==> flow/design.v <==
`timescale 1ns / 1ps
module cordic_stage (clk, reset, X_i, Y_i, Z_i, X_O, Y_O, Z_O);
  input clk;
  input reset;
  input  signed [15:0] X_i;
  input  signed [15:0] Y_i;
  input  signed [15:0] Z_i;
  output signed [15:0] X_O;
  output signed [15:0] Y_O;
  output signed [15:0] Z_O;
wire signed [15:0] as_O_asx_w_st1, as_O_asy_w_st1, as_O_asz_w_st1; 
wire signed [15:0] X_w_st1_st2, Y_w_st1_st2, Z_w_st1_st2;
wire signed [15:0] mux_z_st1_out;
wire dff_st1_out, xor_st1;
xor xor_gate(xor_st1, Z_i[15], Z_i[14]);
mux_2to1 mux_st1(.in0(Z_i), .in1({{2{Z_i[14]}}, {Z_i[13:0]}}), .sel(xor_st1), .out(mux_z_st1_out));
dff dff_st1(.in(xor_st1), .out(dff_st1_out), .clk(clk), .reset(reset));
add_sub asx_st1(.as_in1(X_i), .as_in2(Y_i), .as_control(~(mux_z_st1_out[15])), .as_out(as_O_asx_w_st1));
reg16b  reg16bxout_st1(.reg_in(as_O_asx_w_st1), .reg_out(X_w_st1_st2), .clk(clk), .reset(reset));
add_sub asy_st1(.as_in1(Y_i), .as_in2(X_i), .as_control(mux_z_st1_out[15]), .as_out(as_O_asy_w_st1));
reg16b  reg16byout_st1(.reg_in(as_O_asy_w_st1), .reg_out(Y_w_st1_st2), .clk(clk), .reset(reset));
add_sub asz_st1(.as_in1(mux_z_st1_out), .as_in2(16'h2000), .as_control(~(mux_z_st1_out[15])), .as_out(as_O_asz_w_st1));
reg16b  reg16bzout_st1(.reg_in(as_O_asz_w_st1), .reg_out(Z_w_st1_st2), .clk(clk), .reset(reset));
wire signed [15:0] as_O_asx_w_st2, as_O_asy_w_st2, as_O_asz_w_st2, X_w_st2_st3, Y_w_st2_st3, Z_w_st2_st3;
wire dff_st2_out;
dff dff_st2(.in(dff_st1_out), .out(dff_st2_out), .clk(clk), .reset(reset));
add_sub asx_st2(.as_in1(X_w_st1_st2), .as_in2(Y_w_st1_st2 >>> 1), .as_control(~(Z_w_st1_st2[15])), .as_out(as_O_asx_w_st2));
reg16b  reg16bxout_st2(.reg_in(as_O_asx_w_st2), .reg_out(X_w_st2_st3), .clk(clk), .reset(reset));
add_sub asy_st2(.as_in1(Y_w_st1_st2), .as_in2(X_w_st1_st2 >>> 1), .as_control(Z_w_st1_st2[15]), .as_out(as_O_asy_w_st2));
reg16b  reg16byout_st2(.reg_in(as_O_asy_w_st2), .reg_out(Y_w_st2_st3), .clk(clk), .reset(reset));
add_sub asz_st2(.as_in1(Z_w_st1_st2), .as_in2(16'h12E4), .as_control(~(Z_w_st1_st2[15])), .as_out(as_O_asz_w_st2));
reg16b  reg16bzout_st2(.reg_in(as_O_asz_w_st2), .reg_out(Z_w_st2_st3), .clk(clk), .reset(reset));
wire signed [15:0] as_O_asx_w_st3, as_O_asy_w_st3, as_O_asz_w_st3, X_w_st3_st4, Y_w_st3_st4, Z_w_st3_st4;
wire dff_st3_out;
dff dff_st3(.in(dff_st2_out), .out(dff_st3_out), .clk(clk), .reset(reset));
add_sub asx_st3(.as_in1(X_w_st2_st3), .as_in2(Y_w_st2_st3 >>> 2), .as_control(~(Z_w_st2_st3[15])), .as_out(as_O_asx_w_st3));
reg16b  reg16bxout_st3(.reg_in(as_O_asx_w_st3), .reg_out(X_w_st3_st4), .clk(clk), .reset(reset));
add_sub asy_st3(.as_in1(Y_w_st2_st3), .as_in2(X_w_st2_st3 >>> 2), .as_control(Z_w_st2_st3[15]), .as_out(as_O_asy_w_st3));
reg16b  reg16byout_st3(.reg_in(as_O_asy_w_st3), .reg_out(Y_w_st3_st4), .clk(clk), .reset(reset));
add_sub asz_st3(.as_in1(Z_w_st2_st3), .as_in2(16'h09FB), .as_control(~(Z_w_st2_st3[15])), .as_out(as_O_asz_w_st3));
reg16b  reg16bzout_st3(.reg_in(as_O_asz_w_st3), .reg_out(Z_w_st3_st4), .clk(clk), .reset(reset));
wire signed [15:0] as_O_asx_w_st4, as_O_asy_w_st4, as_O_asz_w_st4, X_w_st4_st5, Y_w_st4_st5, Z_w_st4_st5;
wire dff_st4_out;
dff dff_st4(.in(dff_st3_out), .out(dff_st4_out), .clk(clk), .reset(reset));
add_sub asx_st4(.as_in1(X_w_st3_st4), .as_in2(Y_w_st3_st4 >>> 3), .as_control(~(Z_w_st3_st4[15])), .as_out(as_O_asx_w_st4));
reg16b  reg16bxout_st4(.reg_in(as_O_asx_w_st4), .reg_out(X_w_st4_st5), .clk(clk), .reset(reset));
add_sub asy_st4(.as_in1(Y_w_st3_st4), .as_in2(X_w_st3_st4 >>> 3), .as_control(Z_w_st3_st4[15]), .as_out(as_O_asy_w_st4));
reg16b  reg16byout_st4(.reg_in(as_O_asy_w_st4), .reg_out(Y_w_st4_st5), .clk(clk), .reset(reset));
add_sub asz_st4(.as_in1(Z_w_st3_st4), .as_in2(16'h0511), .as_control(~(Z_w_st3_st4[15])), .as_out(as_O_asz_w_st4));
reg16b  reg16bzout_st4(.reg_in(as_O_asz_w_st4), .reg_out(Z_w_st4_st5), .clk(clk), .reset(reset));
wire signed [15:0] as_O_asx_w_st5, as_O_asy_w_st5, as_O_asz_w_st5, X_w_st5_st6, Y_w_st5_st6, Z_w_st5_st6;
wire dff_st5_out;
dff dff_st5(.in(dff_st4_out), .out(dff_st5_out), .clk(clk), .reset(reset));
add_sub asx_st5(.as_in1(X_w_st4_st5), .as_in2(Y_w_st4_st5 >>> 4), .as_control(~(Z_w_st4_st5[15])), .as_out(as_O_asx_w_st5));
reg16b  reg16bxout_st5(.reg_in(as_O_asx_w_st5), .reg_out(X_w_st5_st6), .clk(clk), .reset(reset));
add_sub asy_st5(.as_in1(Y_w_st4_st5), .as_in2(X_w_st4_st5 >>> 4), .as_control(Z_w_st4_st5[15]), .as_out(as_O_asy_w_st5));
reg16b  reg16byout_st5(.reg_in(as_O_asy_w_st5), .reg_out(Y_w_st5_st6), .clk(clk), .reset(reset));
add_sub asz_st5(.as_in1(Z_w_st4_st5), .as_in2(16'h028B), .as_control(~(Z_w_st4_st5[15])), .as_out(as_O_asz_w_st5));
reg16b  reg16bzout_st5(.reg_in(as_O_asz_w_st5), .reg_out(Z_w_st5_st6), .clk(clk), .reset(reset));
wire signed [15:0] as_O_asx_w_st6, as_O_asy_w_st6, as_O_asz_w_st6, X_w_st6_st7, Y_w_st6_st7, Z_w_st6_st7;
wire dff_st6_out;
dff dff_st6(.in(dff_st5_out), .out(dff_st6_out), .clk(clk), .reset(reset));
add_sub asx_st6(.as_in1(X_w_st5_st6), .as_in2(Y_w_st5_st6 >>> 5), .as_control(~(Z_w_st5_st6[15])), .as_out(as_O_asx_w_st6));
reg16b  reg16bxout_st6(.reg_in(as_O_asx_w_st6), .reg_out(X_w_st6_st7), .clk(clk), .reset(reset));
add_sub asy_st6(.as_in1(Y_w_st5_st6), .as_in2(X_w_st5_st6 >>> 5), .as_control(Z_w_st5_st6[15]), .as_out(as_O_asy_w_st6));
reg16b  reg16byout_st6(.reg_in(as_O_asy_w_st6), .reg_out(Y_w_st6_st7), .clk(clk), .reset(reset));
add_sub asz_st6(.as_in1(Z_w_st5_st6), .as_in2(16'h0146), .as_control(~(Z_w_st5_st6[15])), .as_out(as_O_asz_w_st6));
reg16b  reg16bzout_st6(.reg_in(as_O_asz_w_st6), .reg_out(Z_w_st6_st7), .clk(clk), .reset(reset));
wire signed [15:0] as_O_asx_w_st7, as_O_asy_w_st7, as_O_asz_w_st7, X_w_st7_st8, Y_w_st7_st8, Z_w_st7_st8;
wire dff_st7_out;
dff dff_st7(.in(dff_st6_out), .out(dff_st7_out), .clk(clk), .reset(reset));
add_sub asx_st7(.as_in1(X_w_st6_st7), .as_in2(Y_w_st6_st7 >>> 6), .as_control(~(Z_w_st6_st7[15])), .as_out(as_O_asx_w_st7));
reg16b  reg16bxout_st7(.reg_in(as_O_asx_w_st7), .reg_out(X_w_st7_st8), .clk(clk), .reset(reset));
add_sub asy_st7(.as_in1(Y_w_st6_st7), .as_in2(X_w_st6_st7 >>> 6), .as_control(Z_w_st6_st7[15]), .as_out(as_O_asy_w_st7));
reg16b  reg16byout_st7(.reg_in(as_O_asy_w_st7), .reg_out(Y_w_st7_st8), .clk(clk), .reset(reset));
add_sub asz_st7(.as_in1(Z_w_st6_st7), .as_in2(16'h00A3), .as_control(~(Z_w_st6_st7[15])), .as_out(as_O_asz_w_st7));
reg16b  reg16bzout_st7(.reg_in(as_O_asz_w_st7), .reg_out(Z_w_st7_st8), .clk(clk), .reset(reset));
wire signed [15:0] as_O_asx_w_st8, as_O_asy_w_st8, as_O_asz_w_st8, X_w_st8_st9, Y_w_st8_st9, Z_w_st8_st9;
wire dff_st8_out;
dff dff_st8(.in(dff_st7_out), .out(dff_st8_out), .clk(clk), .reset(reset));
add_sub asx_st8(.as_in1(X_w_st7_st8), .as_in2(Y_w_st7_st8 >>> 7), .as_control(~(Z_w_st7_st8[15])), .as_out(as_O_asx_w_st8));
reg16b  reg16bxout_st8(.reg_in(as_O_asx_w_st8), .reg_out(X_w_st8_st9), .clk(clk), .reset(reset));
add_sub asy_st8(.as_in1(Y_w_st7_st8), .as_in2(X_w_st7_st8 >>> 7), .as_control(Z_w_st7_st8[15]), .as_out(as_O_asy_w_st8));
reg16b  reg16byout_st8(.reg_in(as_O_asy_w_st8), .reg_out(Y_w_st8_st9), .clk(clk), .reset(reset));
add_sub asz_st8(.as_in1(Z_w_st7_st8), .as_in2(16'h0051), .as_control(~(Z_w_st7_st8[15])), .as_out(as_O_asz_w_st8));
reg16b  reg16bzout_st8(.reg_in(as_O_asz_w_st8), .reg_out(Z_w_st8_st9), .clk(clk), .reset(reset));
wire signed [15:0] as_O_asx_w_st9, as_O_asy_w_st9, as_O_asz_w_st9, X_w_st9_st10, Y_w_st9_st10, Z_w_st9_st10;
wire dff_st9_out;
dff dff_st9(.in(dff_st8_out), .out(dff_st9_out), .clk(clk), .reset(reset));
add_sub asx_st9(.as_in1(X_w_st8_st9), .as_in2(Y_w_st8_st9 >>> 8), .as_control(~(Z_w_st8_st9[15])), .as_out(as_O_asx_w_st9));
reg16b  reg16bxout_st9(.reg_in(as_O_asx_w_st9), .reg_out(X_w_st9_st10), .clk(clk), .reset(reset));
add_sub asy_st9(.as_in1(Y_w_st8_st9), .as_in2(X_w_st8_st9 >>> 8), .as_control(Z_w_st8_st9[15]), .as_out(as_O_asy_w_st9));
reg16b  reg16byout_st9(.reg_in(as_O_asy_w_st9), .reg_out(Y_w_st9_st10), .clk(clk), .reset(reset));
add_sub asz_st9(.as_in1(Z_w_st8_st9), .as_in2(16'h0029), .as_control(~(Z_w_st8_st9[15])), .as_out(as_O_asz_w_st9));
reg16b  reg16bzout_st9(.reg_in(as_O_asz_w_st9), .reg_out(Z_w_st9_st10), .clk(clk), .reset(reset));
wire signed [15:0] as_O_asx_w_st10, as_O_asy_w_st10, as_O_asz_w_st10, X_w_st10_st11, Y_w_st10_st11, Z_w_st10_st11;
wire dff_st10_out;
dff dff_st10(.in(dff_st9_out), .out(dff_st10_out), .clk(clk), .reset(reset));
add_sub asx_st10(.as_in1(X_w_st9_st10), .as_in2(Y_w_st9_st10 >>> 9), .as_control(~(Z_w_st9_st10[15])), .as_out(as_O_asx_w_st10));
reg16b  reg16bxout_st10(.reg_in(as_O_asx_w_st10), .reg_out(X_w_st10_st11), .clk(clk), .reset(reset));
add_sub asy_st10(.as_in1(Y_w_st9_st10), .as_in2(X_w_st9_st10 >>> 9), .as_control(Z_w_st9_st10[15]), .as_out(as_O_asy_w_st10));
reg16b  reg16byout_st10(.reg_in(as_O_asy_w_st10), .reg_out(Y_w_st10_st11), .clk(clk), .reset(reset));
add_sub asz_st10(.as_in1(Z_w_st9_st10), .as_in2(16'h0014), .as_control(~(Z_w_st9_st10[15])), .as_out(as_O_asz_w_st10));
reg16b  reg16bzout_st10(.reg_in(as_O_asz_w_st10), .reg_out(Z_w_st10_st11), .clk(clk), .reset(reset));
wire signed [15:0] as_O_asx_w_st11, as_O_asy_w_st11, as_O_asz_w_st11, X_w_st11_st12, Y_w_st11_st12, Z_w_st11_st12;
wire dff_st11_out;
dff dff_st11(.in(dff_st10_out), .out(dff_st11_out), .clk(clk), .reset(reset));
add_sub asx_st11(.as_in1(X_w_st10_st11), .as_in2(Y_w_st10_st11 >>> 10), .as_control(~(Z_w_st10_st11[15])), .as_out(as_O_asx_w_st11));
reg16b  reg16bxout_st11(.reg_in(as_O_asx_w_st11), .reg_out(X_w_st11_st12), .clk(clk), .reset(reset));
add_sub asy_st11(.as_in1(Y_w_st10_st11), .as_in2(X_w_st10_st11 >>> 10), .as_control(Z_w_st10_st11[15]), .as_out(as_O_asy_w_st11));
reg16b  reg16byout_st11(.reg_in(as_O_asy_w_st11), .reg_out(Y_w_st11_st12), .clk(clk), .reset(reset));
add_sub asz_st11(.as_in1(Z_w_st10_st11), .as_in2(16'h000A), .as_control(~(Z_w_st10_st11[15])), .as_out(as_O_asz_w_st11));
reg16b  reg16bzout_st11(.reg_in(as_O_asz_w_st11), .reg_out(Z_w_st11_st12), .clk(clk), .reset(reset));
wire signed [15:0] as_O_asx_w_st12, as_O_asy_w_st12, as_O_asz_w_st12, X_w_st12_st13, Y_w_st12_st13, Z_w_st12_st13;
wire dff_st12_out;
dff dff_st12(.in(dff_st11_out), .out(dff_st12_out), .clk(clk), .reset(reset));
add_sub asx_st12(.as_in1(X_w_st11_st12), .as_in2(Y_w_st11_st12 >>> 11), .as_control(~(Z_w_st11_st12[15])), .as_out(as_O_asx_w_st12));
reg16b  reg16bxout_st12(.reg_in(as_O_asx_w_st12), .reg_out(X_w_st12_st13), .clk(clk), .reset(reset));
add_sub asy_st12(.as_in1(Y_w_st11_st12), .as_in2(X_w_st11_st12 >>> 11), .as_control(Z_w_st11_st12[15]), .as_out(as_O_asy_w_st12));
reg16b  reg16byout_st12(.reg_in(as_O_asy_w_st12), .reg_out(Y_w_st12_st13), .clk(clk), .reset(reset));
add_sub asz_st12(.as_in1(Z_w_st11_st12), .as_in2(16'h0005), .as_control(~(Z_w_st11_st12[15])), .as_out(as_O_asz_w_st12));
reg16b  reg16bzout_st12(.reg_in(as_O_asz_w_st12), .reg_out(Z_w_st12_st13), .clk(clk), .reset(reset));
wire signed [15:0] as_O_asx_w_st13, as_O_asy_w_st13, as_O_asz_w_st13, X_w_st13_st14, Y_w_st13_st14, Z_w_st13_st14;
wire dff_st13_out;
dff dff_st13(.in(dff_st12_out), .out(dff_st13_out), .clk(clk), .reset(reset));
add_sub asx_st13(.as_in1(X_w_st12_st13), .as_in2(Y_w_st12_st13 >>> 12), .as_control(~(Z_w_st12_st13[15])), .as_out(as_O_asx_w_st13));
reg16b  reg16bxout_st13(.reg_in(as_O_asx_w_st13), .reg_out(X_w_st13_st14), .clk(clk), .reset(reset));
add_sub asy_st13(.as_in1(Y_w_st12_st13), .as_in2(X_w_st12_st13 >>> 12), .as_control(Z_w_st12_st13[15]), .as_out(as_O_asy_w_st13));
reg16b  reg16byout_st13(.reg_in(as_O_asy_w_st13), .reg_out(Y_w_st13_st14), .clk(clk), .reset(reset));
add_sub asz_st13(.as_in1(Z_w_st12_st13), .as_in2(16'h0003), .as_control(~(Z_w_st12_st13[15])), .as_out(as_O_asz_w_st13));
reg16b  reg16bzout_st13(.reg_in(as_O_asz_w_st13), .reg_out(Z_w_st13_st14), .clk(clk), .reset(reset));
wire signed [15:0] as_O_asx_w_st14, as_O_asy_w_st14, as_O_asz_w_st14, X_w_st14_st15, Y_w_st14_st15, Z_w_st14_st15;
wire dff_st14_out;
dff dff_st14(.in(dff_st13_out), .out(dff_st14_out), .clk(clk), .reset(reset));
add_sub asx_st14(.as_in1(X_w_st13_st14), .as_in2(Y_w_st13_st14 >>> 13), .as_control(~(Z_w_st13_st14[15])), .as_out(as_O_asx_w_st14));
reg16b  reg16bxout_st14(.reg_in(as_O_asx_w_st14), .reg_out(X_w_st14_st15), .clk(clk), .reset(reset));
add_sub asy_st14(.as_in1(Y_w_st13_st14), .as_in2(X_w_st13_st14 >>> 13), .as_control(Z_w_st13_st14[15]), .as_out(as_O_asy_w_st14));
reg16b  reg16byout_st14(.reg_in(as_O_asy_w_st14), .reg_out(Y_w_st14_st15), .clk(clk), .reset(reset));
add_sub asz_st14(.as_in1(Z_w_st13_st14), .as_in2(16'h0001), .as_control(~(Z_w_st13_st14[15])), .as_out(as_O_asz_w_st14));
reg16b  reg16bzout_st14(.reg_in(as_O_asz_w_st14), .reg_out(Z_w_st14_st15), .clk(clk), .reset(reset));
wire signed [15:0] as_O_asx_w_st15, as_O_asy_w_st15, as_O_asz_w_st15, X_w_st15_st16, Y_w_st15_st16, Z_w_st15_st16;
wire dff_st15_out;
dff dff_st15(.in(dff_st14_out), .out(dff_st15_out), .clk(clk), .reset(reset));
add_sub asx_st15(.as_in1(X_w_st14_st15), .as_in2(Y_w_st14_st15 >>> 14), .as_control(~(Z_w_st14_st15[15])), .as_out(as_O_asx_w_st15));
reg16b  reg16bxout_st15(.reg_in(as_O_asx_w_st15), .reg_out(X_w_st15_st16), .clk(clk), .reset(reset));
add_sub asy_st15(.as_in1(Y_w_st14_st15), .as_in2(X_w_st14_st15 >>> 14), .as_control(Z_w_st14_st15[15]), .as_out(as_O_asy_w_st15));
reg16b  reg16byout_st15(.reg_in(as_O_asy_w_st15), .reg_out(Y_w_st15_st16), .clk(clk), .reset(reset));
add_sub asz_st15(.as_in1(Z_w_st14_st15), .as_in2(16'h0001), .as_control(~(Z_w_st14_st15[15])), .as_out(as_O_asz_w_st15));
reg16b  reg16bzout_st15(.reg_in(as_O_asz_w_st15), .reg_out(Z_w_st15_st16), .clk(clk), .reset(reset));
wire signed [15:0] as_O_asx_w_st16, as_O_asy_w_st16, as_O_asz_w_st16, X_w_st16_st17, Y_w_st16_st17, Z_w_st16_st17;
wire dff_st16_out;
dff dff_st16(.in(dff_st15_out), .out(dff_st16_out), .clk(clk), .reset(reset));
add_sub asx_st16(.as_in1(X_w_st15_st16), .as_in2(Y_w_st15_st16 >>> 15), .as_control(~(Z_w_st15_st16[15])), .as_out(as_O_asx_w_st16));
reg16b  reg16bxout_st16(.reg_in(as_O_asx_w_st16), .reg_out(X_w_st16_st17), .clk(clk), .reset(reset));
add_sub asy_st16(.as_in1(Y_w_st15_st16), .as_in2(X_w_st15_st16 >>> 15), .as_control(Z_w_st15_st16[15]), .as_out(as_O_asy_w_st16));
reg16b  reg16byout_st16(.reg_in(as_O_asy_w_st16), .reg_out(Y_w_st16_st17), .clk(clk), .reset(reset));
add_sub asz_st16(.as_in1(Z_w_st15_st16), .as_in2(16'h0000), .as_control(~(Z_w_st15_st16[15])), .as_out(as_O_asz_w_st16));
reg16b  reg16bzout_st16(.reg_in(as_O_asz_w_st16), .reg_out(Z_O), .clk(clk), .reset(reset));
mux_2to1 mux_x_st17(.in0(X_w_st16_st17), .in1(-X_w_st16_st17), .sel(dff_st16_out), .out(X_O));
mux_2to1 mux_y_st17(.in0(Y_w_st16_st17), .in1(-Y_w_st16_st17), .sel(dff_st16_out), .out(Y_O));
endmodule
module reg16b(reg_in, reg_out, clk, reset);
input clk, reset;
input signed [15:0] reg_in;
output reg signed [15:0] reg_out;
always @(posedge clk)
begin
    if (reset)
      reg_out <= 16'sd0;
    else
      reg_out <= reg_in;     
end
endmodule  
module add_sub(as_in1, as_in2,as_control, as_out);
input signed [15:0] as_in1, as_in2;
input as_control;
output reg signed [15:0] as_out;
always @(*)
begin
  if (as_control)
    as_out = as_in1 - as_in2;
  else
    as_out = as_in1 + as_in2;
end
endmodule
module mux_2to1(in0, in1, sel, out);
input signed [15:0] in0, in1;
input sel;
output reg signed [15:0] out;
always @(*)
begin
    if(sel)
        out = in1;
    else
        out = in0;
end
endmodule
module dff(in, out, clk, reset);
input in, clk, reset;
output reg out;
always @(posedge clk)
    begin
        if(reset)
            out <= 0;
        else
            out <= in;
    end
endmodule
Reports on cordic_stage
What the tools print for cordic_stage, step after step.
Line numbers count from 1 in the design file above.
Operators: Yosys type, input widths -> output width; for muxes data width and select width s.
Library cell names are shortened.
{ "design": {"design": "cordic_stage", "clock_port": "clk", "lib": "sky130hd", "corner": "tt_025C_1v80"} }

Word level
Source: Yosys, flattened and elaborated, memories not mapped. Widths are those after wreduce; folded enables and synchronous resets count as part of the registers. Registers that Yosys merges into a memory's read port (data or address) are not register bits. Print and check cells do not count. Equal cells are merged and count once.
{ "word_totals": {"reg_bits": 784, "in_bits": 50, "out_inout_bits": 48, "word_cells": 210} }
{ "op_classes": {"mux": 50, "add_sub_neg": 95, "n_logic": 1} }
{ "op_table": {"columns": ["operator", "n"], "rows": [
  ["$mux 16", 50],
  ["$add 16x1->16", 2],
  ["$sub 16x1->16", 2],
  ["$add 16x10->16", 2],
  ["$sub 16x10->16", 2],
  ["$add 16x11->16", 2],
  ["$sub 16x11->16", 2],
  ["$add 16x12->16", 2],
  ["$sub 16x12->16", 2],
  ["$add 16x13->16", 2],
  ["$sub 16x13->16", 2],
  ["$add 16x14->16", 2],
  ["$sub 16x14->16", 2],
  ["$add 16x15->16", 2],
  ["$sub 16x15->16", 2],
  ["$sub 16x16->16", 2],
  ["$add 16x2->16", 2],
  ["$sub 16x2->16", 2],
  ["$add 16x2->16 const B", 2],
  ["$sub 16x2->16 const B", 2],
  ["$add 16x3->16", 2],
  ["$sub 16x3->16", 2],
  ["$add 16x4->16", 2],
  ["$sub 16x4->16", 2],
  ["$add 16x5->16", 2],
  ["$sub 16x5->16", 2],
  ["$add 16x6->16", 2],
  ["$sub 16x6->16", 2]
]} }
Other operator kinds: 35; their cells: 42.

Depth
Depth = most cells in a row (Yosys ltp): at word level without a register or memory, in the mapped netlist without a sequential cell, where the memories' decode and read muxes count.
{ "logic_depth": {"depth_word": 4, "abc_area": 1, "mapped_depth": 19, "ltp_nobuf": 19} }

Netlist
Yosys stat after the flow's synthesis: flattened, memories mapped to cells. It holds for the ABC_AREA given above (unset counts as 0); a run with the other value may have another netlist.
{ "by_type": {"columns": ["cell", "n", "type_area_um2"], "rows": [
  ["dfxtp_1", 783, 1.57E+04],
  ["ha_1", 773, 9.67E+03],
  ["nand2_1", 1669, 6.26E+03],
  ["a21oi_1", 1105, 5.53E+03],
  ["inv_1", 1140, 4.28E+03],
  ["nor2_1", 999, 3.75E+03],
  ["o21ai_0", 700, 3503.36],
  ["nand3_1", 522, 2.61E+03],
  ["xor2_1", 178, 1.56E+03],
  ["a21o_1", 138, 1.04E+03],
  ["fa_1", 48, 960.922],
  ["nor3_1", 146, 730.701],
  ["o21bai_1", 85, 638.112],
  ["nand4_1", 77, 481.712],
  ["o21a_1", 61, 457.939],
  ["xnor2_1", 47, 411.645],
  ["clkbuf_1", 100, 375.36],
  ["a31oi_1", 48, 300.288]
]} }
Other cell types: 33; their cells: 265.
{ "mapped": {"seqArea_um2": 15675.0, "n_buf": 142, "mapped_cells": 8884, "ffs": 783, "synth_area_um2": 60072.6} }

Worst setup path after synthesis
Source: OpenSTA report_checks on the synthesized netlist (no wires, ideal clock, input and output delay 20% of the period each), path of least setup slack; recovery checks are left aside. Register names are those of the netlist, which keeps one name where synthesis merged equal registers.
{ "synth_path": {"path_kind": "reg2reg", "from": "register reg16bxout_st14.reg_out[15]", "to": "register reg16byout_st15.reg_out[15]", "path_buffers": 0, "path_delay_ps": 2778, "clock_period_ps": 3650, "driving_pins": 13, "launch_ps": 0, "t_arrival_ps": 2662, "setup_slack_ps": 871, "period_less_setup_slack_ps": 2779} }
"path_delay_ps" is the arrival time less input delay plus setup time.
"driving_pins" counts driving pins, that of a launching flip-flop among them; a cell with two outputs on the path counts twice.
"period_less_setup_slack_ps" = period - worst setup slack (recovery checks aside). The figure is calculated, with input and output delays left at 20% of the set period.
The rows between start and end are the longest chain of elaborated cells between them; the timing report does not say that the signal goes this way. Where chains are equally long, one stands for them.
Each line given opens the expression or statement behind the cell; cells for indexed reads and writes are added by Yosys, which also makes memories of some case tables.
{ "synth_via": {"cell_sequence": "dfxtp_1 inv_1 ha_1 o21ai_0 ha_1 a21oi_1 nand2_1 a21oi_1 o21ai_0 nand3_1 nand3_1 nand2_1 nor2_1", "elab_chain_len": 2} }
{ "synth_rtl": {"columns": ["item", "line", "source"], "rows": [
  ["start: declaration", 165, "output reg signed [15:0] reg_out;"],
  ["start: assignment", 169, "reg_out <= 16'sd0;"],
  ["start: assignment", 171, "reg_out <= reg_in;"],
  ["$add 16x2->16", 183, "as_out = as_in1 + as_in2;"],
  ["$mux 16", 180, "if (as_control)"],
  ["end: assignment", 169, null],
  ["end: assignment", 171, null],
  ["end: declaration", 165, null]
]} }

Worst path after layout
Path of least setup slack in the final report of flow run 1 (OpenROAD, finished layout, wires in). Where an end is a register, its clock arrival counts in the times.
The path's times are printed in steps of 10 ps; the period is the one set.
{ "layout_path": {"path_kind": "reg2out", "from": "register reg16bxout_st16.reg_out[0]", "to": "output port X_O[15]", "setup_slack_ps": 520, "out_delay_ps": 1200, "path_buffers": 1, "t_arrival_ps": 4280, "driving_pins": 8, "clock_period_ps": 5990, "launch_ps": 700} }
The rows between start and end are the longest chain of elaborated cells between them; the timing report does not say that the signal goes this way. Where chains are equally long, one stands for them.
{ "layout_via": {"cell_sequence": "dfxtp_1 nor3_1 nand2_1 nor3_1 nand3_1 o21ai_0 xnor2_1 clkdlybuf4s50_1", "elab_chain_len": 2} }
{ "layout_rtl": {"columns": ["item", "line", "source"], "rows": [
  ["start: declaration", 165, "output reg signed [15:0] reg_out;"],
  ["start: assignment", 169, "reg_out <= 16'sd0;"],
  ["start: assignment", 171, "reg_out <= reg_in;"],
  ["$neg 16->16", 159, "mux_2to1 mux_x_st17(.in0(X_w_st16_st17), .in1(-X_w_st16_st17), .sel(dff_st16_out), .out(X_O));"],
  ["$mux 16", 192, "if(sel)"],
  ["end: declaration", 8, "output signed [15:0] X_O;"]
]} }

Module cordic_stage, platform sky130hd: 3 stored runs of the flow (Yosys, OpenROAD) with differing settings, in no particular order. Input and output delays are each 20% of the period that was set; the output load is 0.01 pF.
"timing.achieved_period_ps" is the run's clock period less its worst setup slack. It is reckoned from that one timing run; input and output delays stay at 20% of the period that was set.
"worst_path_time_ps": the worst setup path's part of the clock period (all of it between registers, 20% less for each end at a port) less its slack. A launch clock that arrives late makes it longer, a capture clock that arrives late makes it shorter.
"worst_path_time_ps" is known to 10 ps.
[
  {
    "run": "flow run 1",
    "settings": { "ABC_AREA": 1, "CELL_PAD_IN_SITES_GLOBAL_PLACEMENT": 2, "CORE_UTILIZATION": 47, "CTS_CLUSTER_DIAMETER": 380, "GPL_ROUTABILITY_DRIVEN": 0, "GPL_TIMING_DRIVEN": 1, "MAX_ROUTING_LAYER": "met5", "MIN_ROUTING_LAYER": "met1", "period_ns": 5.99, "CAP_MARGIN": 20, "CORE_MARGIN": 2, "SLEW_MARGIN": 20 },
    "results": { "worst_path_time_ps": 4280, "critical_path_type": "reg2out", "die_area_um2": 130689.0, "layout_stdcell_area_um2": 66042.1, "timing.achieved_period_ps": 5473, "layout_utilization_frac": 0.519, "setup_tns_ps": 0, "synthesis_area_um2": 60072.6, "hold_worst_slack_ps": 395, "worstSetupSlack_ps": 517 }
  },
  {
    "run": "flow run 2",
    "settings": { "ABC_AREA": 0, "CELL_PAD_IN_SITES_GLOBAL_PLACEMENT": 2, "CORE_UTILIZATION": 47, "GPL_ROUTABILITY_DRIVEN": 0, "GPL_TIMING_DRIVEN": 1, "MAX_ROUTING_LAYER": "met5", "MIN_ROUTING_LAYER": "met1", "period_ns": 4.81, "CAP_MARGIN": 20, "CORE_MARGIN": 2, "SLEW_MARGIN": 20 },
    "results": { "worst_path_time_ps": 3400, "critical_path_type": "reg2out", "die_area_um2": 125908.0, "layout_stdcell_area_um2": 63774.9, "timing.achieved_period_ps": 4366, "layout_utilization_frac": 0.523, "setup_tns_ps": 0, "synthesis_area_um2": 57850.5, "hold_worst_slack_ps": 427, "worstSetupSlack_ps": 444 }
  },
  {
    "run": "flow run 3",
    "settings": { "ABC_AREA": 0, "CELL_PAD_IN_SITES_GLOBAL_PLACEMENT": 2, "CORE_UTILIZATION": 47, "GPL_ROUTABILITY_DRIVEN": 0, "GPL_TIMING_DRIVEN": 1, "MAX_ROUTING_LAYER": "met4", "MIN_ROUTING_LAYER": "met1", "SETUP_SLACK_MARGIN": 0.04, "period_ns": 4.81, "CAP_MARGIN": 20, "CORE_MARGIN": 2, "SLEW_MARGIN": 20 },
    "results": { "worst_path_time_ps": 3410, "critical_path_type": "reg2out", "die_area_um2": 125908.0, "layout_stdcell_area_um2": 63774.9, "timing.achieved_period_ps": 4367, "layout_utilization_frac": 0.523, "setup_tns_ps": 0, "synthesis_area_um2": 57850.5, "hold_worst_slack_ps": 429, "worstSetupSlack_ps": 443 }
  }
]
